==> flow/design.v <==
module mux #(parameter ADDR_WIDTH = 16) (
    output reg  [ADDR_WIDTH -1 :0] out,
    input  wire [ADDR_WIDTH -1 :0] a,
    input  wire [ADDR_WIDTH -1 :0] b,
    input  wire                    sel
);
always @(*) begin
    if (sel) begin
        out = a;
    end
    else begin
        out = b;
    end
end
endmodule
module demux #(parameter ADDR_WIDTH = 16) (
    output reg  [ADDR_WIDTH -1 :0] out1,
    output reg  [ADDR_WIDTH -1 :0] out2,
    input  wire [ADDR_WIDTH -1 :0] in,
    input  wire                    sel
);
always @(*) begin
    out1 = 'd0;
    out2 = 'd0;
    if (sel) begin
        out1 = in;
    end
    else begin
        out2 = in;
    end
end
endmodule
module RoundSaturate #(parameter    IN_WORD_LENGTH    = 9,  IN_INT_LENGTH    = 0, IN_FLOAT_LENGTH    = 8, 
                                    OUT_WORD_LENGTH   = 8, OUT_INT_LENGTH   = 0, OUT_FLOAT_LENGTH   = 7) (
    output reg  signed [OUT_WORD_LENGTH-1:0] i_round_saturated,
    output reg  signed [OUT_WORD_LENGTH-1:0] q_round_saturated,
    input  wire signed [IN_WORD_LENGTH -1:0] i_in,
    input  wire signed [IN_WORD_LENGTH -1:0] q_in
);
wire round_half_up_i;
wire round_half_up_q;
reg saturate_i;
reg saturate_q;
generate
    if (OUT_INT_LENGTH) begin
        assign round_half_up_i    = i_in[IN_FLOAT_LENGTH - OUT_FLOAT_LENGTH -1] && (~i_in[IN_FLOAT_LENGTH + OUT_INT_LENGTH -1 : IN_FLOAT_LENGTH - OUT_FLOAT_LENGTH ]);
        assign round_half_up_q    = q_in[IN_FLOAT_LENGTH - OUT_FLOAT_LENGTH -1] && (~q_in[IN_FLOAT_LENGTH + OUT_INT_LENGTH -1 : IN_FLOAT_LENGTH - OUT_FLOAT_LENGTH ]);
    end
    else begin
        assign round_half_up_i    = i_in[IN_FLOAT_LENGTH - OUT_FLOAT_LENGTH -1] && (~i_in[IN_FLOAT_LENGTH -1 : IN_FLOAT_LENGTH - OUT_FLOAT_LENGTH]); 
        assign round_half_up_q    = q_in[IN_FLOAT_LENGTH - OUT_FLOAT_LENGTH -1] && (~q_in[IN_FLOAT_LENGTH -1 : IN_FLOAT_LENGTH - OUT_FLOAT_LENGTH]);
    end
endgenerate
generate
        if (IN_INT_LENGTH>0 && OUT_INT_LENGTH >0) begin
            always @(*) begin                   
                i_round_saturated = round_half_up_i + {i_in[IN_WORD_LENGTH -1] ,    i_in[IN_FLOAT_LENGTH + OUT_INT_LENGTH -1 : IN_FLOAT_LENGTH ] ,   i_in[ IN_FLOAT_LENGTH -1 : IN_FLOAT_LENGTH - OUT_FLOAT_LENGTH ]};
                q_round_saturated = round_half_up_q + {q_in[IN_WORD_LENGTH -1] ,    q_in[IN_FLOAT_LENGTH + OUT_INT_LENGTH -1 : IN_FLOAT_LENGTH ] ,   q_in[ IN_FLOAT_LENGTH -1 : IN_FLOAT_LENGTH - OUT_FLOAT_LENGTH ]};
                if (i_in[IN_WORD_LENGTH -1]) begin
                    if (!(i_in[IN_FLOAT_LENGTH + IN_INT_LENGTH -1 : IN_FLOAT_LENGTH] == 'd0 || i_in[IN_INT_LENGTH  + IN_FLOAT_LENGTH -1 : IN_FLOAT_LENGTH + OUT_INT_LENGTH] == { ( IN_INT_LENGTH - OUT_INT_LENGTH ) {1'b1} }  )) begin
                        i_round_saturated = {i_in[IN_WORD_LENGTH -1] , { (OUT_WORD_LENGTH -1) {1'b0}} } ;
                    end
                end
                else begin
                    if (i_in[IN_INT_LENGTH  + IN_FLOAT_LENGTH -1 : IN_FLOAT_LENGTH + OUT_INT_LENGTH] ) begin
                       i_round_saturated [OUT_WORD_LENGTH -2:0] = { (OUT_WORD_LENGTH -1) {1'b1}} ;
                    end
                end
                if (q_in[IN_WORD_LENGTH -1]) begin
                    if ((!(q_in[IN_FLOAT_LENGTH + IN_INT_LENGTH -1 : IN_FLOAT_LENGTH] == 'd0 || q_in[IN_INT_LENGTH  + IN_FLOAT_LENGTH -1 : IN_FLOAT_LENGTH + OUT_INT_LENGTH] == { ( IN_INT_LENGTH - OUT_INT_LENGTH ) {1'b1} }  ))) begin
                        q_round_saturated = {q_in[IN_WORD_LENGTH -1] , { (OUT_WORD_LENGTH -1) {1'b0}} } ;
                    end
                end
                else begin
                    if (q_in[IN_INT_LENGTH + IN_FLOAT_LENGTH -1 : IN_FLOAT_LENGTH + OUT_INT_LENGTH]) begin
                       q_round_saturated [OUT_WORD_LENGTH -2:0] = { (OUT_WORD_LENGTH -1) {1'b1}};
                    end
                end 
                if (i_in == { (IN_WORD_LENGTH -1) {1'b1}}) begin
                    i_round_saturated = { (OUT_WORD_LENGTH -1) {1'b0}} ;
                end
                if (q_in == { (IN_WORD_LENGTH -1) {1'b1}}) begin
                    q_round_saturated = { (OUT_WORD_LENGTH -1) {1'b0}};
                end
            end
        end
        else if ((IN_INT_LENGTH>0) && (OUT_INT_LENGTH == 0)) begin
            always @(*) begin
                i_round_saturated = round_half_up_i + {i_in[IN_WORD_LENGTH -1] ,   i_in[ IN_FLOAT_LENGTH -1 : IN_FLOAT_LENGTH - OUT_FLOAT_LENGTH ]};
                q_round_saturated = round_half_up_q + {q_in[IN_WORD_LENGTH -1] ,   q_in[ IN_FLOAT_LENGTH -1 : IN_FLOAT_LENGTH - OUT_FLOAT_LENGTH ]};
                if (i_in[IN_WORD_LENGTH -1]) begin
                    if (!(&i_in[IN_FLOAT_LENGTH + IN_INT_LENGTH -1 : IN_FLOAT_LENGTH])) begin
                        i_round_saturated = {i_in[IN_WORD_LENGTH -1] , { (OUT_WORD_LENGTH -1) {1'b0}} };
                    end
                    if (&i_in[IN_FLOAT_LENGTH + IN_INT_LENGTH -1 : IN_FLOAT_LENGTH - OUT_FLOAT_LENGTH -1]) begin
                        i_round_saturated = { (OUT_WORD_LENGTH -1) {1'b0}};
                    end
                end
                else begin
                    if (i_in[IN_INT_LENGTH  + IN_FLOAT_LENGTH -1 : IN_FLOAT_LENGTH ]) begin
                       i_round_saturated [OUT_WORD_LENGTH -2:0] = { (OUT_WORD_LENGTH -1) {1'b1}}; 
                    end
                    if (&i_in[IN_FLOAT_LENGTH + IN_INT_LENGTH -1 : IN_FLOAT_LENGTH - OUT_FLOAT_LENGTH]) begin
                        i_round_saturated = { (OUT_WORD_LENGTH -1) {1'b1}};
                    end
                end
                if (q_in[IN_WORD_LENGTH -1]) begin
                    if (!(&q_in[IN_FLOAT_LENGTH + IN_INT_LENGTH -1 : IN_FLOAT_LENGTH])) begin
                        q_round_saturated = {q_in[IN_WORD_LENGTH -1] , { (OUT_WORD_LENGTH -1) {1'b0}} };
                    end
                    if (&q_in[IN_FLOAT_LENGTH + IN_INT_LENGTH -1 : IN_FLOAT_LENGTH - OUT_FLOAT_LENGTH -1]) begin
                        q_round_saturated = {(OUT_WORD_LENGTH -1){1'b0}};
                    end
                end
                else begin
                    if (q_in[IN_INT_LENGTH + IN_FLOAT_LENGTH -1 : IN_FLOAT_LENGTH]) begin
                       q_round_saturated [OUT_WORD_LENGTH -2:0] = { (OUT_WORD_LENGTH -1) {1'b1}};
                    end
                    if (&q_in[IN_FLOAT_LENGTH + IN_INT_LENGTH -1 : IN_FLOAT_LENGTH - OUT_FLOAT_LENGTH]) begin
                        q_round_saturated = {(OUT_WORD_LENGTH -1){1'b1}};
                    end
                end  
            end
        end
        else begin
            always @(*) begin
                i_round_saturated =   round_half_up_i +  {i_in[IN_WORD_LENGTH -1] ,i_in[ IN_FLOAT_LENGTH -1 : IN_FLOAT_LENGTH - OUT_FLOAT_LENGTH ]};
                q_round_saturated =   round_half_up_q +  {q_in[IN_WORD_LENGTH -1] ,q_in[ IN_FLOAT_LENGTH -1 : IN_FLOAT_LENGTH - OUT_FLOAT_LENGTH ]};
                if (&i_in[1+ IN_FLOAT_LENGTH -1 : IN_FLOAT_LENGTH - OUT_FLOAT_LENGTH -1]) begin
                    i_round_saturated = { (OUT_WORD_LENGTH -1) {1'b0}};
                end
                if (&q_in[1+ IN_FLOAT_LENGTH -1 : IN_FLOAT_LENGTH - OUT_FLOAT_LENGTH -1]) begin
                    q_round_saturated = { (OUT_WORD_LENGTH -1) {1'b0}};
                end
            end
        end
endgenerate
endmodule
module cmplx_mul #(parameter    IN1_WORD_LENGTH = 16, IN1_INT_LENGTH = 0, IN1_FLOAT_LENGTH = 15,         
                                IN2_WORD_LENGTH = 5,  IN2_INT_LENGTH = 0, IN2_FLOAT_LENGTH = 4,         
                                OUT_WORD_LENGTH = 12, OUT_INT_LENGTH = 0, OUT_FLOAT_LENGTH = 11 ) (     
    output wire signed [OUT_WORD_LENGTH-1:0]    out_i,
    output wire signed [OUT_WORD_LENGTH-1:0]    out_q,
    input  wire signed [IN1_WORD_LENGTH-1:0]    in1_i,
    input  wire signed [IN1_WORD_LENGTH-1:0]    in1_q,
    input  wire signed [IN2_WORD_LENGTH-1:0]    in2_i,
    input  wire signed [IN2_WORD_LENGTH-1:0]    in2_q
);
reg signed [1 + IN1_INT_LENGTH + IN2_INT_LENGTH + 2 + IN1_FLOAT_LENGTH + IN2_FLOAT_LENGTH -1:0] mul_i;
reg signed [1 + IN1_INT_LENGTH + IN2_INT_LENGTH + 2 + IN1_FLOAT_LENGTH + IN2_FLOAT_LENGTH -1:0] mul_q;
reg signed [IN2_WORD_LENGTH-1 +1 :0]    temp1;  
reg signed [IN1_WORD_LENGTH-1 +1 :0]    temp2;  
reg signed [IN1_WORD_LENGTH-1 +1 :0]    temp3;  
reg signed [1 + IN1_INT_LENGTH + IN2_INT_LENGTH + 1 + IN1_FLOAT_LENGTH + IN2_FLOAT_LENGTH -1:0]    temp11;  
reg signed [1 + IN1_INT_LENGTH + IN2_INT_LENGTH + 1 + IN1_FLOAT_LENGTH + IN2_FLOAT_LENGTH -1:0]    temp22; 
reg signed [1 + IN1_INT_LENGTH + IN2_INT_LENGTH + 1 + IN1_FLOAT_LENGTH + IN2_FLOAT_LENGTH -1:0]    temp33; 
always @(*) begin
        temp1 = in2_i + in2_q;
        temp2 = in1_i + in1_q;
        temp3 = in1_q - in1_i;
        temp11 = temp1 * in1_i;
        temp22 = temp2 * in2_q;
        temp33 = temp3 * in2_i;
        mul_i = temp11 - temp22;
        mul_q = temp11 + temp33;
end
RoundSaturate #(    .IN_WORD_LENGTH(1 + IN1_INT_LENGTH + IN2_INT_LENGTH + 2 + IN1_FLOAT_LENGTH + IN2_FLOAT_LENGTH) ,
                    .IN_INT_LENGTH(IN1_INT_LENGTH + IN2_INT_LENGTH + 2),
                    .IN_FLOAT_LENGTH(IN1_FLOAT_LENGTH + IN2_FLOAT_LENGTH),
                    .OUT_WORD_LENGTH(OUT_WORD_LENGTH), 
                    .OUT_INT_LENGTH(OUT_INT_LENGTH), 
                    .OUT_FLOAT_LENGTH(OUT_FLOAT_LENGTH) ) U0_RoundSaturate (
    .i_in(mul_i),
    .q_in(mul_q),
    .i_round_saturated(out_i),
    .q_round_saturated(out_q)
);
endmodule
module radix2 #(parameter   SAMPLE_WORD_LENGTH  = 8, SAMPLE_INT_LENGTH  = 0, SAMPLE_FLOAT_LENGTH  = 7, 
                            TWIDDLE_WORD_LENGTH = 8, TWIDDLE_INT_LENGTH = 0, TWIDDLE_FLOAT_LENGTH = 7) (
    output reg  signed [SAMPLE_WORD_LENGTH -1 :0] out1_i_reg,
    output reg  signed [SAMPLE_WORD_LENGTH -1 :0] out1_q_reg,
    output reg  signed [SAMPLE_WORD_LENGTH -1 :0] out2_i_reg,
    output reg  signed [SAMPLE_WORD_LENGTH -1 :0] out2_q_reg,
    input  wire signed [SAMPLE_WORD_LENGTH -1 :0] in1_i,
    input  wire signed [SAMPLE_WORD_LENGTH -1 :0] in1_q,
    input  wire signed [SAMPLE_WORD_LENGTH -1 :0] in2_i,
    input  wire signed [SAMPLE_WORD_LENGTH -1 :0] in2_q,
    input  wire signed [TWIDDLE_WORD_LENGTH-1 :0] twiddle1_i,
    input  wire signed [TWIDDLE_WORD_LENGTH-1 :0] twiddle1_q,
    input  wire signed [TWIDDLE_WORD_LENGTH-1 :0] twiddle2_i,
    input  wire signed [TWIDDLE_WORD_LENGTH-1 :0] twiddle2_q,
    input  wire                                   ff_en,
    input  wire                                   rst,
    input  wire                                   clk
);
reg  signed [SAMPLE_WORD_LENGTH+1 -1 :0] adder_i_out1,adder_q_out1,adder_i_out2,adder_q_out2;
wire signed [SAMPLE_WORD_LENGTH   -1 :0] out1_i,out1_q,out2_i,out2_q;
always @(posedge clk or negedge rst) begin
    if (!rst) begin
        out1_i_reg <= 'd0;
        out1_q_reg <= 'd0;
        out2_i_reg <= 'd0;
        out2_q_reg <= 'd0;
    end
    else begin
        if (ff_en) begin
            out1_i_reg <= out1_i;
            out1_q_reg <= out1_q;
            out2_i_reg <= out2_i;
            out2_q_reg <= out2_q;
        end
    end
end
always @(*) begin
    adder_i_out1  = in1_i + in2_i;
    adder_q_out1  = in1_q + in2_q;
    adder_i_out2  = in1_i - in2_i;
    adder_q_out2  = in1_q - in2_q;
end
cmplx_mul #(    .IN1_WORD_LENGTH(SAMPLE_WORD_LENGTH+1) , .IN1_INT_LENGTH(SAMPLE_INT_LENGTH+1) , .IN1_FLOAT_LENGTH(SAMPLE_FLOAT_LENGTH ) ,
                .IN2_WORD_LENGTH(TWIDDLE_WORD_LENGTH ) , .IN2_INT_LENGTH(TWIDDLE_INT_LENGTH ) , .IN2_FLOAT_LENGTH(TWIDDLE_FLOAT_LENGTH) ,
                .OUT_WORD_LENGTH(SAMPLE_WORD_LENGTH  ) , .OUT_INT_LENGTH(SAMPLE_INT_LENGTH  ) , .OUT_FLOAT_LENGTH(SAMPLE_FLOAT_LENGTH ) ) 
U1 (
    .out_i (out1_i),
    .out_q (out1_q),
    .in1_i (adder_i_out1),
    .in1_q (adder_q_out1),
    .in2_i (twiddle1_i),
    .in2_q (twiddle1_q)
);
cmplx_mul #(    .IN1_WORD_LENGTH(SAMPLE_WORD_LENGTH+1) , .IN1_INT_LENGTH(SAMPLE_INT_LENGTH+1) , .IN1_FLOAT_LENGTH(SAMPLE_FLOAT_LENGTH ) ,
                .IN2_WORD_LENGTH(TWIDDLE_WORD_LENGTH ) , .IN2_INT_LENGTH(TWIDDLE_INT_LENGTH ) , .IN2_FLOAT_LENGTH(TWIDDLE_FLOAT_LENGTH) ,
                .OUT_WORD_LENGTH(SAMPLE_WORD_LENGTH  ) , .OUT_INT_LENGTH(SAMPLE_INT_LENGTH  ) , .OUT_FLOAT_LENGTH(SAMPLE_FLOAT_LENGTH ) ) 
U2 (                    
    .out_i (out2_i),
    .out_q (out2_q),
    .in1_i (adder_i_out2),
    .in1_q (adder_q_out2),
    .in2_i (twiddle2_i),
    .in2_q (twiddle2_q)
);
endmodule
module fifo #(parameter WORD_LENGTH  = 8, FIFO_DEPTH = 8) (
    output reg  signed [WORD_LENGTH         -1 : 0] data_out,
    output wire                                     empty,
    output wire                                     full,
    output wire        [$clog2(FIFO_DEPTH)  -1 : 0] r_ptr_reg,
    output wire        [$clog2(FIFO_DEPTH)  -1 : 0] w_ptr_reg,
    input  wire signed [WORD_LENGTH         -1 : 0] data_in,
    input  wire                                     w_en,
    input  wire                                     r_en,
    input  wire                                     fft_done,
    input  wire                                     rst,
    input  wire                                     clk
);
localparam PTR_WIDTH = $clog2(FIFO_DEPTH)+1;
reg signed  [WORD_LENGTH -1 : 0] fifo [FIFO_DEPTH -1 : 0];
reg         [PTR_WIDTH   -1 : 0] w_ptr,w_ptr_temp;
reg         [PTR_WIDTH   -1 : 0] r_ptr,r_ptr_temp;
wire                             write;
wire                             read;
always @(posedge clk or negedge rst) begin
    if (!rst) begin
        data_out  <= 'd0;
        w_ptr_temp <= 'd0;
        r_ptr_temp <= 'd0;
    end
    else begin
        w_ptr_temp <= w_ptr;
        r_ptr_temp <= r_ptr;
        if (write) begin
            fifo[w_ptr_temp[PTR_WIDTH-2:0]] <= data_in;
        end
        if (read) begin
            data_out <= fifo[r_ptr_temp[PTR_WIDTH-2:0]];
        end
    end
end
always @(*) begin
    w_ptr = w_ptr_temp;
    r_ptr = r_ptr_temp;
    if (write) begin
        w_ptr = w_ptr_temp + 1'b1;
    end
    if (fft_done) begin
        r_ptr = 'd0;
    end else if (read) begin
        r_ptr = r_ptr_temp + 1'b1;
    end
end
assign full  = (w_ptr_temp[PTR_WIDTH-2:0] == r_ptr_temp[PTR_WIDTH-2:0]) &&  (w_ptr_temp[PTR_WIDTH-1] ^ r_ptr_temp[PTR_WIDTH-1]);
assign empty = (r_ptr_temp == w_ptr_temp);
assign write = w_en && !full;
assign read  = r_en && !empty;
assign w_ptr_reg = w_ptr_temp[$clog2(FIFO_DEPTH)-1 : 0];
assign r_ptr_reg = r_ptr_temp[$clog2(FIFO_DEPTH)-1 : 0];
endmodule
module twiddles #(parameter TWIDDLE_WORD_LENGTH = 8, TWIDDLE_INT_LENGTH = 0, TWIDDLE_FLOAT_LENGTH = 7) (
    output reg  signed  [TWIDDLE_WORD_LENGTH -1 : 0] twiddle_i_reg,
    output reg  signed  [TWIDDLE_WORD_LENGTH -1 : 0] twiddle_q_reg,
    input  wire         [3                   -1 : 0] address,
    input  wire         clk,
    input  wire         rst
);
reg signed [TWIDDLE_WORD_LENGTH -1 : 0] twiddle_i;
reg signed [TWIDDLE_WORD_LENGTH -1 : 0] twiddle_q;
always @(posedge clk or negedge rst) begin
    if (!rst) begin
        twiddle_i_reg <= 'd0;
        twiddle_q_reg <= 'd0;
    end
    else begin
        twiddle_i_reg <= twiddle_i;
        twiddle_q_reg <= twiddle_q;
    end
end
always @(*) begin
    case (address)
        'd0 :   begin 
                    twiddle_i = 8'b01111111; 
                    twiddle_q = 8'b00000000; 
                end
        'd1 :   begin
                    twiddle_i = 8'b01110110;  
                    twiddle_q = 8'b11001111;  
                end
        'd2 :   begin
                    twiddle_i = 8'b01011011;
                    twiddle_q = 8'b10100101;
                end 
        'd3 :   begin
                    twiddle_i = 8'b00110001;  
                    twiddle_q = 8'b10001010;  
                end
        'd4 :   begin
                    twiddle_i = 8'b00000000; 
                    twiddle_q = 8'b10000000; 
                end 
        'd5 :   begin
                    twiddle_i = 8'b11001111; 
                    twiddle_q = 8'b10001010; 
                end 
        'd6 :   begin
                    twiddle_i = 8'b10100101; 
                    twiddle_q = 8'b10100101; 
                end 
        'd7 :   begin
                    twiddle_i = 8'b10001010; 
                    twiddle_q = 8'b11001111; 
                end   
    endcase
end
endmodule
module ctrl #( parameter FIFO_DEPTH = 8) (
    output reg   [3                  -1:0]  twiddle_addr,
    output reg   [5                  -1:0]  counter_r,
    output reg                              fifo1_w_en,
    output reg                              fifo2_w_en,
    output reg                              twiddle_sel,
    output reg                              fifo1_r_en,
    output reg                              fifo2_r_en,
    output wire                             stage_num,
    output wire                             fft_done,
    output wire                             stage4,
    output wire                             idle,
    input  wire  [$clog2(FIFO_DEPTH)  -1:0] r_ptr1,
    input  wire  [$clog2(FIFO_DEPTH)  -1:0] r_ptr2,
    input  wire  [$clog2(FIFO_DEPTH)  -1:0] w_ptr1,
    input  wire  [$clog2(FIFO_DEPTH)  -1:0] w_ptr2,
    input  wire                             fft_strt,
    input  wire                             fifo1_full,
    input  wire                             fifo2_full,
    input  wire                             fifo1_empty,
    input  wire                             fifo2_empty,
    input  wire                             rst,
    input  wire                             clk
);
reg [3 -1 : 0] current_state,next_state;
reg [5 -1 : 0] counter;
reg [2 -1 : 0] stg2_counter,stg2_counter_r;
reg stage1_done, stage2_done, stage3_done, stage4_done ;
localparam  IDLE   = 3'b000,
            STAGE1 = 3'b001,
            STAGE2 = 3'b010,
            STAGE3 = 3'b011,
            STAGE4 = 3'b100;
always @(posedge clk or negedge rst) begin
    if (!rst) begin
        current_state  <= 'd0;
        counter_r      <= 'd0;
        stg2_counter_r <= 'd0;
    end
    else begin
        current_state  <= next_state;
        counter_r      <= counter;
        stg2_counter_r <= stg2_counter;
    end
end
always @(*) begin
    case (current_state)
        IDLE :      begin
                        if (fft_strt) begin
                            next_state = STAGE1;
                            counter = counter_r + 'd1;
                        end
                        else begin
                            next_state = IDLE;
                            counter    = 'd0;
                        end
                        stg2_counter   =  'd0;
                        twiddle_sel    = 1'b1;
                        twiddle_addr   =  'd0;
                        fifo1_w_en     =  'd0;
                        fifo2_w_en     =  'd0;
                        fifo1_r_en     =  'd0;
                        fifo2_r_en     =  'd0;
                        stage1_done    = 1'b0;
                        stage2_done    = 1'b0;
                        stage3_done    = 1'b0;
                        stage4_done    = 1'b0;
                    end
        STAGE1:     begin
                        stage1_done  = (w_ptr2 == 'd8);
                        stage2_done  = 1'b0;
                        stage3_done  = 1'b0;
                        stage4_done  = 1'b0;
                        twiddle_sel  = 1'b0;
                        stg2_counter =  'd0;
                        if (stage1_done) begin
                            next_state = STAGE2;
                            counter    = 'd31;
                        end
                        else begin
                            next_state = STAGE1;
                            counter    = counter_r + 1'b1;
                        end
                        if (counter_r[1:0] == 'd2) begin
                            twiddle_addr = 'd4;
                        end
                        else begin
                            twiddle_addr = 'd0;
                        end
                        fifo1_w_en  =  counter_r[1] && (w_ptr1 != 'd8);
                        fifo2_w_en  = ~counter_r[1] && (counter_r != 'd1);
                        fifo1_r_en  =  'd0;
                        fifo2_r_en  =  'd0; 
                    end
        STAGE2:     begin
                        stage1_done = 1'b0;
                        stage2_done = (r_ptr2 == 'd9) ;
                        stage3_done = 1'b0;
                        stage4_done = 1'b0;
                        if (stage2_done) begin
                            next_state = STAGE3;
                            counter    = 'd0;
                            stg2_counter = 'd0;
                        end
                        else begin
                            next_state = STAGE2;
                            counter    = counter_r + 1'b1;
                            if (stg2_counter_r < 'd3) begin  
                                stg2_counter = stg2_counter_r + 1'b1;
                            end
                            else begin
                                stg2_counter = stg2_counter_r;
                            end
                        end
                        case (counter_r[2:0])
                            'd3:  twiddle_addr = 'd0;
                            'd4:  twiddle_addr = 'd4;
                            'd5:  twiddle_addr = 'd2;
                            'd6:  twiddle_addr = 'd6; 
                            default: twiddle_addr = 'd0;
                        endcase
                        if (counter_r[2:0] > 'd5 ) begin
                            twiddle_sel  = ~counter_r[0];
                        end
                        else begin
                            twiddle_sel  = !(|counter_r[2:0]);
                        end
                        fifo1_w_en   = (counter_r[2:0] > 'd1) && (counter_r[2:0] < 'd6); 
                        fifo2_w_en   = ((counter_r[2:0] > 'd5) || (counter_r[2:0] < 'd2)) && (stg2_counter_r > 'd2);  
                        fifo1_r_en   =  counter_r[0];
                        fifo2_r_en   = ~counter_r[0];
                    end
        STAGE3:     begin
                        stage1_done  = 1'b0;
                        stage2_done  = 1'b0;
                        stage3_done  = (w_ptr2 == 'd7);
                        stage4_done  = 1'b0;
                        if (stage3_done) begin
                            next_state = STAGE4;
                            counter = 'd0;
                        end
                        else begin
                            next_state = STAGE3;
                            counter = counter_r + 'd1;
                        end
                        case (counter_r)
                            'd06:    twiddle_addr = 'd4;
                            'd07:    twiddle_addr = 'd2;
                            'd08:    twiddle_addr = 'd6;
                            'd09:    twiddle_addr = 'd1;
                            'd10:    twiddle_addr = 'd5;
                            'd11:    twiddle_addr = 'd3;
                            'd12:    twiddle_addr = 'd7;
                            default: twiddle_addr = 'd0;
                        endcase
                        stg2_counter =  'd0;
                        if (counter_r > 'd5) begin
                            twiddle_sel  = ~counter_r[0];
                        end 
                        else begin
                            twiddle_sel  = !(|counter_r);
                        end
                        fifo1_w_en   =  (counter_r < 'd8); 
                        fifo2_w_en   =  (counter_r > 'd7) && (counter_r < 'd16);
                        fifo1_r_en   =  counter_r[0];
                        fifo2_r_en   = ~counter_r[0];
                    end
        STAGE4:     begin
                        stage1_done  = 1'b0;
                        stage2_done  = 1'b0;
                        stage3_done  = 1'b0;
                        stage4_done  = (w_ptr2 == 'd0);
                        if (stage4_done) begin
                            next_state  = IDLE;
                            counter     = 'd0;
                        end
                        else begin
                            next_state  = STAGE4;
                            counter     = counter_r + 'd1;
                        end
                        twiddle_addr = 'd0;
                        twiddle_sel  = 'd0;
                        stg2_counter = 'd0;
                        fifo1_w_en   =  (counter_r < 'd8); 
                        fifo2_w_en   =  (counter_r > 'd7) && (counter_r < 'd16);
                        fifo1_r_en   =  counter_r[0];
                        fifo2_r_en   = ~counter_r[0];
                    end
        default:    begin
                        stage1_done  = 1'b0;
                        stage2_done  = 1'b0;
                        stage3_done  = 1'b0;
                        stage4_done  = 1'b0;
                        next_state   = IDLE;
                        counter      = 'd0;
                        twiddle_addr = 'd0;
                        twiddle_sel  = 'd0;
                        stg2_counter = 'd0;
                        fifo1_w_en   = 1'b0; 
                        fifo2_w_en   = 1'b0;
                        fifo1_r_en   = 1'b0;
                        fifo2_r_en   = 1'b0;
        end
    endcase
end
assign stage_num = (current_state[1] | current_state[2]);  
assign fft_done  = stage4_done;
assign stage4    = (current_state == STAGE4);
assign idle      = (current_state == IDLE);
endmodule
module fft #(parameter SAMPLE_WORD_LENGTH  = 8, SAMPLE_INT_LENGTH  = 0, SAMPLE_FLOAT_LENGTH  = 7, FIFO_DEPTH = 16) (
    output wire signed [SAMPLE_WORD_LENGTH -1 : 0]  fifo1_dout_i,
    output wire signed [SAMPLE_WORD_LENGTH -1 : 0]  fifo1_dout_q,
    output wire signed [SAMPLE_WORD_LENGTH -1 : 0]  fifo2_dout_i,
    output wire signed [SAMPLE_WORD_LENGTH -1 : 0]  fifo2_dout_q,
    input  wire signed [SAMPLE_WORD_LENGTH -1 : 0]  din_i,
    input  wire signed [SAMPLE_WORD_LENGTH -1 : 0]  din_q,
    input  wire                                     strt_pulse,
    input  wire                                     valid_in,
    input  wire                                     rst,
    input  wire                                     clk,
    output wire                                     idle,
    output wire                                     res_valid,
    output wire signed [SAMPLE_WORD_LENGTH -1 : 0]  res_i,
    output wire signed [SAMPLE_WORD_LENGTH -1 : 0]  res_q
);
localparam  TWIDDLE_WORD_LENGTH  = 8, 
            TWIDDLE_INT_LENGTH   = 0, 
            TWIDDLE_FLOAT_LENGTH = 7,
            PTR_WIDTH            = $clog2(FIFO_DEPTH);
wire in_sel;
wire signed [SAMPLE_WORD_LENGTH -1 :0] out1_i_reg;
wire signed [SAMPLE_WORD_LENGTH -1 :0] out1_q_reg;
wire signed [SAMPLE_WORD_LENGTH -1 :0] out2_i_reg;
wire signed [SAMPLE_WORD_LENGTH -1 :0] out2_q_reg;
wire signed [SAMPLE_WORD_LENGTH -1 :0] in1_i;
wire signed [SAMPLE_WORD_LENGTH -1 :0] in1_q;
wire signed [SAMPLE_WORD_LENGTH -1 :0] in2_i;
wire signed [SAMPLE_WORD_LENGTH -1 :0] in2_q;
wire signed [SAMPLE_WORD_LENGTH -1 :0] fifo1_din_i;
wire signed [SAMPLE_WORD_LENGTH -1 :0] fifo1_din_q;
wire signed [SAMPLE_WORD_LENGTH -1 :0] fifo2_din_i;
wire signed [SAMPLE_WORD_LENGTH -1 :0] fifo2_din_q;
reg  signed [SAMPLE_WORD_LENGTH -1 :0] din_i_r;
reg  signed [SAMPLE_WORD_LENGTH -1 :0] din_q_r;
wire signed [TWIDDLE_WORD_LENGTH-1 :0] twiddle1_i;
wire signed [TWIDDLE_WORD_LENGTH-1 :0] twiddle1_q;
wire signed [TWIDDLE_WORD_LENGTH-1 :0] twiddle2_i;
wire signed [TWIDDLE_WORD_LENGTH-1 :0] twiddle2_q;
wire signed [SAMPLE_WORD_LENGTH -1 :0] in_i,in_fb_i;
wire signed [SAMPLE_WORD_LENGTH -1 :0] in_q,in_fb_q;
reg valid_in_r,valid_in_r_r,valid_in_r_r_r,strt_pulse_r;
wire [5                  -1 : 0] counter;
wire [SAMPLE_WORD_LENGTH -1 : 0] temp_i, temp_q;
wire [PTR_WIDTH          -1 : 0] r_ptr1,r_ptr2,w_ptr1,w_ptr2;
mux #(.ADDR_WIDTH(SAMPLE_WORD_LENGTH)) mux_U3 (
    .out(in_fb_i),
    .a  (fifo2_dout_i),
    .b  (fifo1_dout_i),
    .sel(counter[0])
);
mux #(.ADDR_WIDTH(SAMPLE_WORD_LENGTH)) mux_U4 (
    .out(in_fb_q),
    .a  (fifo2_dout_q),
    .b  (fifo1_dout_q),
    .sel(counter[0])
);
wire stage_num;
mux #(.ADDR_WIDTH(SAMPLE_WORD_LENGTH)) mux_U5 (
    .out(in_i),
    .a  (in_fb_i),
    .b  (din_i_r),
    .sel(stage_num)
);
mux #(.ADDR_WIDTH(SAMPLE_WORD_LENGTH)) mux_U6 (
    .out(in_q),
    .a  (in_fb_q),
    .b  (din_q_r),
    .sel(stage_num)
);
demux #(.ADDR_WIDTH(SAMPLE_WORD_LENGTH)) demux_U0 (
    .out1(in2_i ),
    .out2(in1_i ),
    .in  (in_i ),
    .sel (counter[0])
);
demux #(.ADDR_WIDTH(SAMPLE_WORD_LENGTH)) demux_U1 (
    .out1(in2_q ),
    .out2(in1_q ),
    .in  (in_q  ),
    .sel (counter[0])
);
reg signed [TWIDDLE_WORD_LENGTH -1 : 0] twiddle1_i_r,twiddle1_q_r;
reg signed [SAMPLE_WORD_LENGTH  -1 : 0] in1_i_r,in1_q_r;
radix2 #(   .SAMPLE_WORD_LENGTH (SAMPLE_WORD_LENGTH), .SAMPLE_INT_LENGTH (SAMPLE_INT_LENGTH), .SAMPLE_FLOAT_LENGTH (SAMPLE_FLOAT_LENGTH),
            .TWIDDLE_WORD_LENGTH(TWIDDLE_WORD_LENGTH), .TWIDDLE_INT_LENGTH(TWIDDLE_INT_LENGTH), .TWIDDLE_FLOAT_LENGTH(TWIDDLE_FLOAT_LENGTH)) radix2_U0 (
    .out1_i_reg(out1_i_reg),
    .out1_q_reg(out1_q_reg),
    .out2_i_reg(out2_i_reg),
    .out2_q_reg(out2_q_reg),
    .in1_i     (in1_i_r),
    .in1_q     (in1_q_r),
    .in2_i     (in2_i),
    .in2_q     (in2_q),
    .twiddle1_i(twiddle1_i_r),
    .twiddle1_q(twiddle1_q_r),
    .twiddle2_i(twiddle2_i),
    .twiddle2_q(twiddle2_q),
    .ff_en     (counter[0]),
    .rst       (rst),
    .clk       (clk)
);
mux #(.ADDR_WIDTH(SAMPLE_WORD_LENGTH)) mux_U0 (
    .out(temp_i),
    .a  (out2_i_reg),
    .b  (out1_i_reg),
    .sel(counter[0])
);
mux #(.ADDR_WIDTH(SAMPLE_WORD_LENGTH)) mux_U1 (
    .out(temp_q),
    .a  (out2_q_reg ),
    .b  (out1_q_reg ),
    .sel(counter[0])
);
wire [SAMPLE_WORD_LENGTH*2 -1 : 0] fifo1_dout,fifo2_dout;
wire fifo1_full,fifo2_full,fifo1_w_en,fifo2_w_en,fifo1_r_en,fifo2_r_en,fifo1_empty,fifo2_empty;
demux #(.ADDR_WIDTH(SAMPLE_WORD_LENGTH)) demux_U2 (
    .out1(fifo1_din_i),
    .out2(fifo2_din_i),
    .in  (temp_i ),
    .sel (fifo1_w_en)
);
demux #(.ADDR_WIDTH(SAMPLE_WORD_LENGTH)) demux_U3 (
    .out1(fifo1_din_q),
    .out2(fifo2_din_q),
    .in  (temp_q ),
    .sel (fifo1_w_en)
);
wire fft_done;
fifo #(.WORD_LENGTH(2 * SAMPLE_WORD_LENGTH), .FIFO_DEPTH(FIFO_DEPTH)) fifo_U0 (
    .data_out  (fifo1_dout),
    .empty     (fifo1_empty),
    .full      (fifo1_full),
    .r_ptr_reg (r_ptr1),
    .w_ptr_reg (w_ptr1),
    .data_in   ({fifo1_din_i,fifo1_din_q}),
    .w_en      (fifo1_w_en && valid_in_r_r_r),
    .r_en      (fifo1_r_en),
    .fft_done  (fft_done),
    .rst       (rst),
    .clk       (clk)
); 
fifo #(.WORD_LENGTH(2 * SAMPLE_WORD_LENGTH), .FIFO_DEPTH(FIFO_DEPTH)) fifo_U1 (
    .data_out  (fifo2_dout),
    .empty     (fifo2_empty),
    .full      (fifo2_full),
    .r_ptr_reg (r_ptr2),
    .w_ptr_reg (w_ptr2),
    .data_in   ({fifo2_din_i,fifo2_din_q}),
    .w_en      (fifo2_w_en && valid_in_r_r_r),
    .r_en      (fifo2_r_en),
    .fft_done  (fft_done),
    .rst       (rst),
    .clk       (clk)
);
wire [TWIDDLE_WORD_LENGTH -1 : 0] twiddle_i_reg,twiddle_q_reg;
wire [3                   -1 : 0] address;
twiddles #(.TWIDDLE_WORD_LENGTH(TWIDDLE_WORD_LENGTH), .TWIDDLE_INT_LENGTH(TWIDDLE_INT_LENGTH), .TWIDDLE_FLOAT_LENGTH(TWIDDLE_FLOAT_LENGTH) ) twiddles_U0 (
    .twiddle_i_reg (twiddle_i_reg),
    .twiddle_q_reg (twiddle_q_reg),
    .address       (address),
    .clk           (clk),
    .rst           (rst)
);
wire            twiddle_sel;
wire            stage4;
ctrl #(.FIFO_DEPTH (FIFO_DEPTH)) ctrl_U0 (
    .twiddle_addr  (address),
    .counter_r     (counter),
    .fifo1_w_en    (fifo1_w_en),
    .fifo2_w_en    (fifo2_w_en),
    .r_ptr1        (r_ptr1),
    .r_ptr2        (r_ptr2),
    .w_ptr1        (w_ptr1),
    .w_ptr2        (w_ptr2),
    .twiddle_sel   (twiddle_sel),
    .fifo1_r_en    (fifo1_r_en),
    .fifo2_r_en    (fifo2_r_en),
    .stage_num     (stage_num),
    .stage4        (stage4),
    .idle          (idle),
    .fft_done      (fft_done),
    .fft_strt   (strt_pulse_r),
    .fifo1_full    (fifo1_full),
    .fifo2_full    (fifo2_full),
    .fifo1_empty   (fifo1_empty),
    .fifo2_empty   (fifo2_empty),
    .rst           (rst),
    .clk           (clk)
);
demux #(.ADDR_WIDTH(TWIDDLE_WORD_LENGTH)) demux_U4 (
    .out1(twiddle1_i ),
    .out2(twiddle2_i ),
    .in  (twiddle_i_reg),
    .sel (twiddle_sel)
);
demux #(.ADDR_WIDTH(TWIDDLE_WORD_LENGTH)) demux_U5 (
    .out1(twiddle1_q ),
    .out2(twiddle2_q ),
    .in  (twiddle_q_reg),
    .sel (twiddle_sel)
);
always @(posedge clk or negedge rst) begin
    if (!rst) begin
        twiddle1_i_r    <= 'd0;
        twiddle1_q_r    <= 'd0;
        in1_i_r         <= 'd0;
        in1_q_r         <= 'd0;
        din_i_r         <= 'd0;
        din_q_r         <= 'd0;
        valid_in_r      <= 'd0;
        valid_in_r_r    <= 'd0;
        valid_in_r_r_r  <= 'd0;
        strt_pulse_r    <= 'd0;
    end
    else begin
        if (twiddle_sel) begin
            twiddle1_i_r <= twiddle1_i;
            twiddle1_q_r <= twiddle1_q;
        end
        in1_i_r        <= in1_i;
        in1_q_r        <= in1_q;
        din_i_r        <= din_i;
        din_q_r        <= din_q;
        valid_in_r     <= valid_in;
        valid_in_r_r   <= valid_in_r;
        valid_in_r_r_r <= valid_in_r_r;
        strt_pulse_r   <= strt_pulse;
    end
end
assign fifo1_dout_i = $signed(fifo1_dout[2*SAMPLE_WORD_LENGTH -1 : SAMPLE_WORD_LENGTH]);
assign fifo1_dout_q = $signed(fifo1_dout[  SAMPLE_WORD_LENGTH -1 : 0                 ]);
assign fifo2_dout_i = $signed(fifo2_dout[2*SAMPLE_WORD_LENGTH -1 : SAMPLE_WORD_LENGTH]);
assign fifo2_dout_q = $signed(fifo2_dout[  SAMPLE_WORD_LENGTH -1 : 0                 ]);
assign res_valid = stage4 && valid_in_r_r_r && ((fifo1_w_en && !fifo1_full) || (fifo2_w_en && !fifo2_full));
assign res_i     = temp_i;
assign res_q     = temp_q;
endmodule
module fft16 (
    input  wire              clk,
    input  wire              rst_n,
    input  wire              start,
    input  wire signed [8:0] din_i,
    input  wire signed [8:0] din_q,
    output wire              ready,
    output wire              dout_valid,
    output wire signed [8:0] dout_i,
    output wire signed [8:0] dout_q
);
wire signed [8:0] fifo1_dout_i, fifo1_dout_q, fifo2_dout_i, fifo2_dout_q;
fft #(.SAMPLE_WORD_LENGTH(9), .SAMPLE_INT_LENGTH(0), .SAMPLE_FLOAT_LENGTH(8), .FIFO_DEPTH(16)) u_fft (
    .fifo1_dout_i (fifo1_dout_i),
    .fifo1_dout_q (fifo1_dout_q),
    .fifo2_dout_i (fifo2_dout_i),
    .fifo2_dout_q (fifo2_dout_q),
    .din_i        (din_i),
    .din_q        (din_q),
    .strt_pulse   (start),
    .valid_in     (1'b1),
    .rst          (rst_n),
    .clk          (clk),
    .idle         (ready),
    .res_valid    (dout_valid),
    .res_i        (dout_i),
    .res_q        (dout_q)
);
endmodule
Memo
Re: synthesis data of fft16

[Reports on fft16]
Module fft16 before and after one edit of its RTL, step after step.
Lines under "unedited" count in the file above, lines under "edited" in the edited file.
"difference" is "edited" less "unedited", of the values as shown; "relative change" is that difference over "unedited", in percent.
Operators carry their Yosys type and port widths (W data, S select, Z words).
Cell names lack the library's common part.
The mark - stands for no value.
Inputs
  design top: fft16
  clock: clk
  standard-cell library: sky130hd
  corner: tt_025C_1v80

[Diff]
Unified diff, file above to edited file.
A script made this edit. It changes what the design does and was not meant as an optimisation.
begin of diff
@@ -230,15 +230,6 @@
     .in2_q (twiddle1_q)
 );
-cmplx_mul #(    .IN1_WORD_LENGTH(SAMPLE_WORD_LENGTH+1) , .IN1_INT_LENGTH(SAMPLE_INT_LENGTH+1) , .IN1_FLOAT_LENGTH(SAMPLE_FLOAT_LENGTH ) ,
-                .IN2_WORD_LENGTH(TWIDDLE_WORD_LENGTH ) , .IN2_INT_LENGTH(TWIDDLE_INT_LENGTH ) , .IN2_FLOAT_LENGTH(TWIDDLE_FLOAT_LENGTH) ,
-                .OUT_WORD_LENGTH(SAMPLE_WORD_LENGTH  ) , .OUT_INT_LENGTH(SAMPLE_INT_LENGTH  ) , .OUT_FLOAT_LENGTH(SAMPLE_FLOAT_LENGTH ) ) 
-U2 (                    
-    .out_i (out2_i),
-    .out_q (out2_q),
-    .in1_i (adder_i_out2),
-    .in1_q (adder_q_out2),
-    .in2_i (twiddle2_i),
-    .in2_q (twiddle2_q)
-);
+assign out2_i = 0;
+assign out2_q = 0;
 endmodule
 module fifo #(parameter WORD_LENGTH  = 8, FIFO_DEPTH = 8) (
end of diff

[Elaborated design]
Source: Yosys, flattened and elaborated. Widths are those after wreduce. Registers that Yosys merges into a memory's read port (data or address) are not register bits. Print and check cells do not count.
Yosys's memory passes give these memory sizes; they may raise the number of words (mostly to a power of two), join words into wider ones and drop unused or constant bits.
Cells by class
  magnitude comparators: unedited 10, edited 10, difference 0, relative change 0.00%
  add/sub/neg operators: unedited 25, edited 16, difference -9, relative change -36.00%
  bitwise gates (word level): unedited 9, edited 7, difference -2, relative change -22.22%
  multiplexer cells: unedited 69, edited 57, difference -12, relative change -17.39%
  reductions and logical operators: unedited 89, edited 79, difference -10, relative change -11.24%
  eq/ne operators: unedited 82, edited 82, difference 0, relative change 0.00%
  multiply operators: unedited 6, edited 3, difference -3, relative change -50.00%
Operator list
  $mux W9: unedited 30, edited 22, difference -8, relative change -26.67%
  $mux W8: unedited 6, edited 2, difference -4, relative change -66.67%
  $reduce_and A3 Y1: unedited 36, edited 34, difference -2, relative change -5.56%
  $add A1 B9 Y9: unedited 4, edited 2, difference -2, relative change -50.00%
  $logic_and A1 B8 Y1: unedited 4, edited 2, difference -2, relative change -50.00%
  $mul A11 B8 Y18: unedited 4, edited 2, difference -2, relative change -50.00%
  $not A8 Y8: unedited 4, edited 2, difference -2, relative change -50.00%
  $reduce_and A11 Y1: unedited 4, edited 2, difference -2, relative change -50.00%
  $reduce_and A12 Y1: unedited 4, edited 2, difference -2, relative change -50.00%
  $reduce_bool A3 Y1: unedited 4, edited 2, difference -2, relative change -50.00%
  $sub A9 B9 Y10: unedited 2, edited 0, difference -2, relative change -100.00%
  $add A10 B10 Y11: unedited 2, edited 1, difference -1, relative change -50.00%
  $add A18 B18 Y19: unedited 2, edited 1, difference -1, relative change -50.00%
  $add A8 B8 Y9: unedited 2, edited 1, difference -1, relative change -50.00%
  $mul A9 B10 Y18: unedited 2, edited 1, difference -1, relative change -50.00%
  $sub A10 B10 Y11: unedited 2, edited 1, difference -1, relative change -50.00%
  $sub A18 B18 Y19: unedited 2, edited 1, difference -1, relative change -50.00%
Operator kinds equal on both sides are left out: 49.
Word-level totals
  register bits: unedited 742, edited 724, difference -18, relative change -2.43%
  clocked read ports x word width: unedited 15, edited 15, difference 0, relative change 0.00%
  memory bits (read-only): unedited 120, edited 120, difference 0, relative change 0.00%
  memories: unedited 1, edited 1, difference 0, relative change 0.00%
  elaborated cells: unedited 347, edited 309, difference -38, relative change -10.95%
  input bits: unedited 21, edited 21, difference 0, relative change 0.00%
  output and inout port bits: unedited 20, edited 20, difference 0, relative change 0.00%
Memories
  shape (words x width / read and write ports): unedited 8 x 15 bit 1R0W, edited 8 x 15 bit 1R0W

[Longest topological paths]
Depth = most cells in a row (Yosys ltp): at word level without a register or memory, in the mapped netlist without a sequential cell, where the memories' decode and read muxes count.
Logic depth
  word-level depth: unedited 14, edited 13, difference -1, relative change -7.14%
  ABC_AREA: unedited 0, edited 0
  mapped depth: unedited 55, edited 54, difference -1, relative change -1.82%
  gate-level depth less buffers: unedited 51, edited 50, difference -1, relative change -1.96%

[Netlist]
Source: synth_stat.txt of the flow (Yosys; design flattened, memories mapped). It holds for the ABC_AREA given above (unset counts as 0); a run with the other value may have another netlist.
Mapped netlist
  cells in the netlist: unedited 4821, edited 3281, difference -1540, relative change -31.94%
  buffers: unedited 153, edited 138, difference -15, relative change -9.80%
  flip-flop cells: unedited 744, edited 726, difference -18, relative change -2.42%
  synthesis area (mm²): unedited 0.0529045, edited 0.0399233, difference -0.0129812, relative change -24.54%
  sequential area (mm²): unedited 0.0215006, edited 0.0210502, difference -0.0004504, relative change -2.09%
Cells by type
  inv_1: unedited 659, edited 355, difference -304, relative change -46.13%
  fa_1: unedited 410, edited 205, difference -205, relative change -50.00%
  ha_1: unedited 394, edited 214, difference -180, relative change -45.69%
  nor2_1: unedited 368, edited 195, difference -173, relative change -47.01%
  nand2_1: unedited 374, edited 266, difference -108, relative change -28.88%
  xnor2_1: unedited 197, edited 111, difference -86, relative change -43.65%
  a21oi_1: unedited 170, edited 92, difference -78, relative change -45.88%
  o21ai_0: unedited 145, edited 85, difference -60, relative change -41.38%
  xor2_1: unedited 90, edited 49, difference -41, relative change -45.56%
  and2_1: unedited 132, edited 99, difference -33, relative change -25.00%
  nand2b_1: unedited 59, edited 32, difference -27, relative change -45.76%
  dfrtp_1: unedited 168, edited 150, difference -18, relative change -10.71%
  o21bai_1: unedited 34, edited 17, difference -17, relative change -50.00%
  mux2i_1: unedited 25, edited 9, difference -16, relative change -64.00%
  or2_2: unedited 19, edited 4, difference -15, relative change -78.95%
  and2_0: unedited 17, edited 2, difference -15, relative change -88.24%
  clkbuf_1: unedited 135, edited 122, difference -13, relative change -9.63%
  o2bb2ai_1: unedited 15, edited 2, difference -13, relative change -86.67%
Cell types equal on both sides are left out: 18.
Not every row of either side is listed.
By module: a second synthesis without flattening, with its own total; a netlist apart from the flattened one above.
Unflattened totals
  cell total of the unflattened synthesis: unedited 5352, edited 3645, difference -1707, relative change -31.89%
  area (unflattened synthesis) (mm²): unedited 0.0583022, edited 0.044041, difference -0.0142612, relative change -24.46%
Each row is one instance without its submodules.
By module, unedited
  fifo: instances 2, area 0.0124257 mm², cells 772, sequential area 0.009349 mm²
  cmplx_mul: instances 2, area 0.0122505 mm², cells 1467, sequential area 0 mm²
  radix2: instances 1, area 0.002879 mm², cells 291, sequential area 0.0009009 mm²
  fft: instances 1, area 0.0016841 mm², cells 80, sequential area 0.0014013 mm²
  RoundSaturate: instances 2, area 0.0006243 mm², cells 88, sequential area 0 mm²
  ctrl #(FIFO_DEPTH=16): instances 1, area 0.0009296 mm², cells 114, sequential area 0.0002502 mm²
  mux #(ADDR_WIDTH=9): instances 6, area 0.0001464 mm², cells 10, sequential area 0 mm²
  twiddles: instances 1, area 0.000553 mm², cells 42, sequential area 0.0003253 mm²
  demux #(ADDR_WIDTH=9): instances 4, area 0.0001339 mm², cells 19, sequential area 0 mm²
  demux #(ADDR_WIDTH=8): instances 2, area 0.0001189 mm², cells 17, sequential area 0 mm²
  fft16: instances 1, area 0.0000038 mm², cells 1, sequential area 0 mm²
By module, edited
  fifo: instances 2, area 0.0124257 mm², cells 772, sequential area 0.009349 mm²
  cmplx_mul: instances 1, area 0.0121129 mm², cells 1436, sequential area 0 mm²
  fft: instances 1, area 0.0016841 mm², cells 80, sequential area 0.0014013 mm²
  radix2: instances 1, area 0.0016266 mm², cells 163, sequential area 0.0004504 mm²
  ctrl #(FIFO_DEPTH=16): instances 1, area 0.0009334 mm², cells 121, sequential area 0.0002502 mm²
  mux #(ADDR_WIDTH=9): instances 6, area 0.0001464 mm², cells 10, sequential area 0 mm²
  RoundSaturate: instances 1, area 0.0006243 mm², cells 88, sequential area 0 mm²
  twiddles: instances 1, area 0.000553 mm², cells 42, sequential area 0.0003253 mm²
  demux #(ADDR_WIDTH=9): instances 4, area 0.0001339 mm², cells 19, sequential area 0 mm²
  demux #(ADDR_WIDTH=8): instances 2, area 0.0001189 mm², cells 17, sequential area 0 mm²
  fft16: instances 1, area 0.0000038 mm², cells 1, sequential area 0 mm²

[Worst setup path after synthesis]
Source: OpenSTA report_checks on the synthesized netlist (no wires, ideal clock, input and output delay 20% of the period each), path of least setup slack; recovery checks are left aside. Register names are those of the netlist, which keeps one name where synthesis merged equal registers.
Timing path after synthesis
  path kind: unedited register to register, edited register to register
  start point: unedited register u_fft.ctrl_U0.counter_r[0], edited register u_fft.ctrl_U0.current_state[1]
  end point: unedited register u_fft.radix2_U0.out2_q_reg[7], edited register u_fft.radix2_U0.out1_q_reg[8]
  delay of the path (ns): unedited 10.955, edited 10.278, difference -0.677, relative change -6.18%
  buffers on the path: unedited 5, edited 3, difference -2, relative change -40.00%
  clock period (ns): unedited 10.0, edited 10.0, difference 0.0, relative change 0.00%
  arrival time (ns): unedited 10.856, edited 10.196, difference -0.660, relative change -6.08%
  slack (ns): unedited -0.956, edited -0.278, difference +0.678
  driving pins on the path: unedited 49, edited 49, difference 0, relative change 0.00%
  synthesis period reached (ns): unedited 10.956, edited 10.278, difference -0.678, relative change -6.19%
"delay of the path" is the arrival time less input delay plus setup time.
"driving pins on the path" counts driving pins, that of a launching flip-flop among them; a cell with two outputs on the path counts twice.
"synthesis period reached" = period - worst setup slack (recovery checks aside). The figure is calculated, with input and output delays left at 20% of the set period.
Between the ends stands the longest chain of elaborated cells between them, by number of cells; it is not shown to be the way that was timed. Of several equally long chains one is given.
A line is the first line of the expression or statement that the cell stems from. Yosys adds cells for indexed reads and writes and turns some case tables into memories.
On the way, after synthesis, unedited
  cells stage by stage: dfrtp_1 > buf_6 > inv_1 > clkbuf_1 > clkbuf_1 > ha_1 > nor2b_1 > a211o_1 > a21oi_1 > clkbuf_1 > buf_1 > nand2_1 > inv_1 > ha_1 > fa_1 > a21o_1 > a21oi_1 > nor2_1 > [13 not listed] > a21oi_1 > ha_1 > nor2_1 > a31o_2 > a31oi_2 > a21o_1 > maj3_2 > a21o_2 > and4_4 > o21ai_0 > nor2_1 > nor2_1 > ha_1 > nand3_2 > a2111oi_0 > a211oi_2 > xnor2_1 > a311oi_1
  cells in the longest elaborated chain: 14
  elaborated cells between the ends (all ways): 37
  classes of those cells: add/sub: 6; mul: 2; compare: 2; mux: 16; logic: 2; reduce/logical: 9
RTL lines, path after synthesis, unedited
  from (decl): RTL line 357  | output reg   [5                  -1:0]  counter_r,
  from (assign): RTL line 391  | counter_r      <= 'd0;
  from (assign): RTL line 396  | counter_r      <= counter;
  $reduce_or A5 Y1: RTL line 515  | twiddle_sel  = !(|counter_r);
  $logic_not A1 Y1: RTL line 515
  $mux W1: RTL line 511  | if (counter_r > 'd5) begin
  $pmux W1 S3: RTL line 401  | case (current_state)
  $mux W8: RTL line 25  | if (sel) begin
  $add A8 B8 Y9: RTL line 158  | temp1 = in2_i + in2_q;
  $mul A9 B10 Y18: RTL line 161  | temp11 = temp1 * in1_i;
  $add A18 B18 Y19: RTL line 165  | mul_q = temp11 + temp33;
  $not A8 Y8: RTL line 51  | assign round_half_up_q    = q_in[IN_FLOAT_LENGTH - OUT_FLOAT_LENGTH -1] && (~q_in[IN_FLOAT_LENGTH -1 : IN_FLOA ...
  $logic_and A1 B8 Y1: RTL line 51
  $add A1 B9 Y9: RTL line 90  | q_round_saturated = round_half_up_q + {q_in[IN_WORD_LENGTH -1] ,   q_in[ IN_FLOAT_LENGTH -1 : IN_FLOAT_LENGTH ...
  $mux W8: RTL line 116  | if (q_in[IN_INT_LENGTH + IN_FLOAT_LENGTH -1 : IN_FLOAT_LENGTH]) begin
  $mux W9: RTL line 119  | if (&q_in[IN_FLOAT_LENGTH + IN_INT_LENGTH -1 : IN_FLOAT_LENGTH - OUT_FLOAT_LENGTH]) begin
  $mux W9: RTL line 107  | if (q_in[IN_WORD_LENGTH -1]) begin
  to (assign): RTL line 204  | out2_q_reg <= 'd0;
  to (assign): RTL line 211  | out2_q_reg <= out2_q;
  to (decl): RTL line 184  | output reg  signed [SAMPLE_WORD_LENGTH -1 :0] out2_q_reg,
On the way, after synthesis, edited
  cells stage by stage: dfrtp_1 > clkbuf_1 > nor2_1 > clkbuf_1 > buf_1 > nand2_1 > a21oi_1 > ha_1 > inv_1 > fa_1 > xnor2_1 > inv_1 > ha_1 > a21oi_1 > o21bai_1 > a21oi_1 > o21bai_1 > a21oi_1 > [13 not listed] > nor2_1 > xnor2_1 > ha_1 > a21o_1 > a21oi_1 > a21bo_2 > o211ai_1 > o31a_1 > and3_1 > nand2_1 > and2_1 > ha_1 > ha_1 > and2_1 > nand4_1 > or3_1 > a21o_1 > a22oi_2
  cells in the longest elaborated chain: 13
  elaborated cells between the ends (all ways): 21
  classes of those cells: add/sub: 5; mul: 2; mux: 8; logic: 2; reduce/logical: 4
RTL lines, path after synthesis, edited
  from (decl): RTL line 370  | reg [3 -1 : 0] current_state,next_state;
  from (assign): RTL line 381  | current_state  <= 'd0;
  from (assign): RTL line 386  | current_state  <= next_state;
  $or A1 B1 Y1: RTL line 551  | assign stage_num = (current_state[1] | current_state[2]);
  $mux W9: RTL line 8  | if (sel) begin
  $mux W9: RTL line 25  | if (sel) begin
  $add A9 B9 Y10: RTL line 217  | adder_q_out1  = in1_q + in2_q;
  $sub A10 B10 Y11: RTL line 160  | temp3 = in1_q - in1_i;
  $mul A11 B8 Y18: RTL line 163  | temp33 = temp3 * in2_i;
  $add A18 B18 Y19: RTL line 165  | mul_q = temp11 + temp33;
  $not A8 Y8: RTL line 51  | assign round_half_up_q    = q_in[IN_FLOAT_LENGTH - OUT_FLOAT_LENGTH -1] && (~q_in[IN_FLOAT_LENGTH -1 : IN_FLOA ...
  $logic_and A1 B8 Y1: RTL line 51
  $add A1 B9 Y9: RTL line 90  | q_round_saturated = round_half_up_q + {q_in[IN_WORD_LENGTH -1] ,   q_in[ IN_FLOAT_LENGTH -1 : IN_FLOAT_LENGTH ...
  $mux W9: RTL line 108  | if (!(&q_in[IN_FLOAT_LENGTH + IN_INT_LENGTH -1 : IN_FLOAT_LENGTH])) begin
  $mux W9: RTL line 111  | if (&q_in[IN_FLOAT_LENGTH + IN_INT_LENGTH -1 : IN_FLOAT_LENGTH - OUT_FLOAT_LENGTH -1]) begin
  $mux W9: RTL line 107  | if (q_in[IN_WORD_LENGTH -1]) begin
  to (assign): RTL line 202  | out1_q_reg <= 'd0;
  to (assign): RTL line 209  | out1_q_reg <= out1_q;
  to (decl): RTL line 182  | output reg  signed [SAMPLE_WORD_LENGTH -1 :0] out1_q_reg,

[Timing after layout]
Path of least setup slack in the final report of the runs of pair 1 (OpenROAD, finished layout, wires in). Where an end is a register, its clock arrival counts in the times.
Timing path post-layout
  path kind: unedited register to register, edited register to register
  start point: unedited register u_fft.ctrl_U0.current_state[2], edited register u_fft.ctrl_U0.current_state[1]
  end point: unedited register u_fft.radix2_U0.out1_q_reg[7], edited register u_fft.radix2_U0.out1_q_reg[8]
  clock period (ns): unedited 9.91, edited 9.91, difference 0.00, relative change 0.00%
  driving pins on the path: unedited 46, edited 46, difference 0, relative change 0.00%
  buffers on the path: unedited 4, edited 2, difference -2, relative change -50.00%
  slack (ns): unedited 0.22, edited 0.23, difference +0.01
  arrival time (ns): unedited 10.23, edited 10.21, difference -0.02, relative change -0.20%
Between the ends stands the longest chain of elaborated cells between them, by number of cells; it is not shown to be the way that was timed. Of several equally long chains one is given.
On the way, post-layout, unedited
  cells stage by stage: dfrtp_2 > or2_4 > buf_4 > and2_0 > o21ai_1 > buf_4 > ha_2 > o21a_1 > buf_6 > xor2_4 > ha_4 > inv_4 > a21o_1 > a21oi_1 > nor2_1 > nor2_2 > xnor2_2 > buf_4 > [10 not listed] > a21oi_2 > xnor2_2 > ha_2 > or3_4 > nor3_4 > o31a_1 > xnor2_2 > and2_4 > a21boi_2 > ha_2 > nand3b_1 > mux2i_2 > o311ai_4 > or4b_1 > nand4_1 > xor2_1 > a21oi_1 > a21oi_1
  cells in the longest elaborated chain: 13
  elaborated cells between the ends (all ways): 23
  classes of those cells: add/sub: 5; mul: 2; mux: 9; logic: 2; reduce/logical: 5
RTL lines, path post-layout, unedited
  from (decl): RTL line 379  | reg [3 -1 : 0] current_state,next_state;
  from (assign): RTL line 390  | current_state  <= 'd0;
  from (assign): RTL line 395  | current_state  <= next_state;
  $or A1 B1 Y1: RTL line 560  | assign stage_num = (current_state[1] | current_state[2]);
  $mux W9: RTL line 8  | if (sel) begin
  $mux W9: RTL line 25  | if (sel) begin
  $add A9 B9 Y10: RTL line 217  | adder_q_out1  = in1_q + in2_q;
  $sub A10 B10 Y11: RTL line 160  | temp3 = in1_q - in1_i;
  $mul A11 B8 Y18: RTL line 163  | temp33 = temp3 * in2_i;
  $add A18 B18 Y19: RTL line 165  | mul_q = temp11 + temp33;
  $not A8 Y8: RTL line 51  | assign round_half_up_q    = q_in[IN_FLOAT_LENGTH - OUT_FLOAT_LENGTH -1] && (~q_in[IN_FLOAT_LENGTH -1 : IN_FLOA ...
  $logic_and A1 B8 Y1: RTL line 51
  $add A1 B9 Y9: RTL line 90  | q_round_saturated = round_half_up_q + {q_in[IN_WORD_LENGTH -1] ,   q_in[ IN_FLOAT_LENGTH -1 : IN_FLOAT_LENGTH ...
  $mux W8: RTL line 116  | if (q_in[IN_INT_LENGTH + IN_FLOAT_LENGTH -1 : IN_FLOAT_LENGTH]) begin
  $mux W9: RTL line 119  | if (&q_in[IN_FLOAT_LENGTH + IN_INT_LENGTH -1 : IN_FLOAT_LENGTH - OUT_FLOAT_LENGTH]) begin
  $mux W9: RTL line 107  | if (q_in[IN_WORD_LENGTH -1]) begin
  to (assign): RTL line 202  | out1_q_reg <= 'd0;
  to (assign): RTL line 209  | out1_q_reg <= out1_q;
  to (decl): RTL line 182  | output reg  signed [SAMPLE_WORD_LENGTH -1 :0] out1_q_reg,
On the way, post-layout, edited
  cells stage by stage: dfrtp_1 > or2_4 > and2_4 > o21ai_2 > inv_1 > ha_1 > a21o_1 > a21oi_2 > nor2b_1 > o21a_1 > o41ai_4 > xnor2_2 > buf_4 > ha_4 > xor2_2 > and2_4 > fa_1 > fa_1 > [10 not listed] > xnor2_1 > ha_1 > o211a_1 > o311a_4 > nand3_2 > o211ai_1 > buf_4 > nor3_4 > and3_4 > nand2_2 > and2_4 > ha_4 > ha_4 > and2_4 > nand4_1 > or3_1 > a21o_1 > a22oi_2
  cells in the longest elaborated chain: 13
  elaborated cells between the ends (all ways): 21
  classes of those cells: add/sub: 5; mul: 2; mux: 8; logic: 2; reduce/logical: 4
RTL lines, path post-layout, edited
  from (decl): RTL line 370  | reg [3 -1 : 0] current_state,next_state;
  from (assign): RTL line 381  | current_state  <= 'd0;
  from (assign): RTL line 386  | current_state  <= next_state;
  $or A1 B1 Y1: RTL line 551  | assign stage_num = (current_state[1] | current_state[2]);
  $mux W9: RTL line 8  | if (sel) begin
  $mux W9: RTL line 25  | if (sel) begin
  $add A9 B9 Y10: RTL line 217  | adder_q_out1  = in1_q + in2_q;
  $sub A10 B10 Y11: RTL line 160  | temp3 = in1_q - in1_i;
  $mul A11 B8 Y18: RTL line 163  | temp33 = temp3 * in2_i;
  $add A18 B18 Y19: RTL line 165  | mul_q = temp11 + temp33;
  $not A8 Y8: RTL line 51  | assign round_half_up_q    = q_in[IN_FLOAT_LENGTH - OUT_FLOAT_LENGTH -1] && (~q_in[IN_FLOAT_LENGTH -1 : IN_FLOA ...
  $logic_and A1 B8 Y1: RTL line 51
  $add A1 B9 Y9: RTL line 90  | q_round_saturated = round_half_up_q + {q_in[IN_WORD_LENGTH -1] ,   q_in[ IN_FLOAT_LENGTH -1 : IN_FLOAT_LENGTH ...
  $mux W9: RTL line 108  | if (!(&q_in[IN_FLOAT_LENGTH + IN_INT_LENGTH -1 : IN_FLOAT_LENGTH])) begin
  $mux W9: RTL line 111  | if (&q_in[IN_FLOAT_LENGTH + IN_INT_LENGTH -1 : IN_FLOAT_LENGTH - OUT_FLOAT_LENGTH -1]) begin
  $mux W9: RTL line 107  | if (q_in[IN_WORD_LENGTH -1]) begin
  to (assign): RTL line 202  | out1_q_reg <= 'd0;
  to (assign): RTL line 209  | out1_q_reg <= out1_q;
  to (decl): RTL line 182  | output reg  signed [SAMPLE_WORD_LENGTH -1 :0] out1_q_reg,

[Measured runs]
Runs of the flow (Yosys, OpenROAD) on both versions; the two runs of a pair have the same settings. The constraints put input and output delay at 20% of the set period each and load the outputs with 0.01 pF.
Settings, pair 1
  period_ns: 9.91
  CAP_MARGIN: 20
  CORE_MARGIN: 2
  CORE_UTILIZATION: 40
  SLEW_MARGIN: 20
Results, pair 1
  worst hold slack in the final report (ns): unedited 0.350, edited 0.343, difference -0.007
  worst setup slack after layout (ns): unedited 0.221, edited 0.227, difference +0.006
  achieved clock period (ns): unedited 9.689, edited 9.683, difference -0.006, relative change -0.06%
  total negative slack (ns): unedited 0.000, edited 0.000, difference 0.000
  utilization after layout (%): unedited 49.3, edited 47.4, difference -1.9
  area inside the die boundary (mm²): unedited 0.135185, edited 0.102352, difference -0.032833, relative change -24.29%
  standard-cell area after layout (mm²): unedited 0.0646795, edited 0.0467986, difference -0.0178809, relative change -27.65%
  chip area in the Yosys report (mm²): unedited 0.0529045, edited 0.0399233, difference -0.0129812, relative change -24.54%
Settings, pair 2
  CELL_PAD_IN_SITES_GLOBAL_PLACEMENT: 1
  CORE_MARGIN: 6
  CORE_UTILIZATION: 34
  CTS_CLUSTER_DIAMETER: 225
  CTS_CLUSTER_SIZE: 31
  GPL_ROUTABILITY_DRIVEN: 0
  MAX_ROUTING_LAYER: met5
  PLACE_DENSITY_LB_ADDON: 0.2
  SETUP_SLACK_MARGIN: -0.33
  SLEW_MARGIN: 5
  period_ns: 6.97
  CAP_MARGIN: 20
Results, pair 2
  worst hold slack in the final report (ns): unedited 0.361, edited 0.356, difference -0.005
  worst setup slack after layout (ns): unedited -2.704, edited -2.536, difference +0.168
  achieved clock period (ns): unedited 9.674, edited 9.506, difference -0.168, relative change -1.74%
  total negative slack (ns): unedited -85.337, edited -41.683, difference +43.654
  utilization after layout (%): unedited 43.7, edited 41.6, difference -2.1
  area inside the die boundary (mm²): unedited 0.165214, edited 0.125791, difference -0.039423, relative change -23.86%
  standard-cell area after layout (mm²): unedited 0.0674197, edited 0.0483726, difference -0.0190471, relative change -28.25%
  chip area in the Yosys report (mm²): unedited 0.0529045, edited 0.0399233, difference -0.0129812, relative change -24.54%
"achieved clock period" = clock period - worst setup slack. The figure is calculated, with input and output delays left at 20% of the set period.
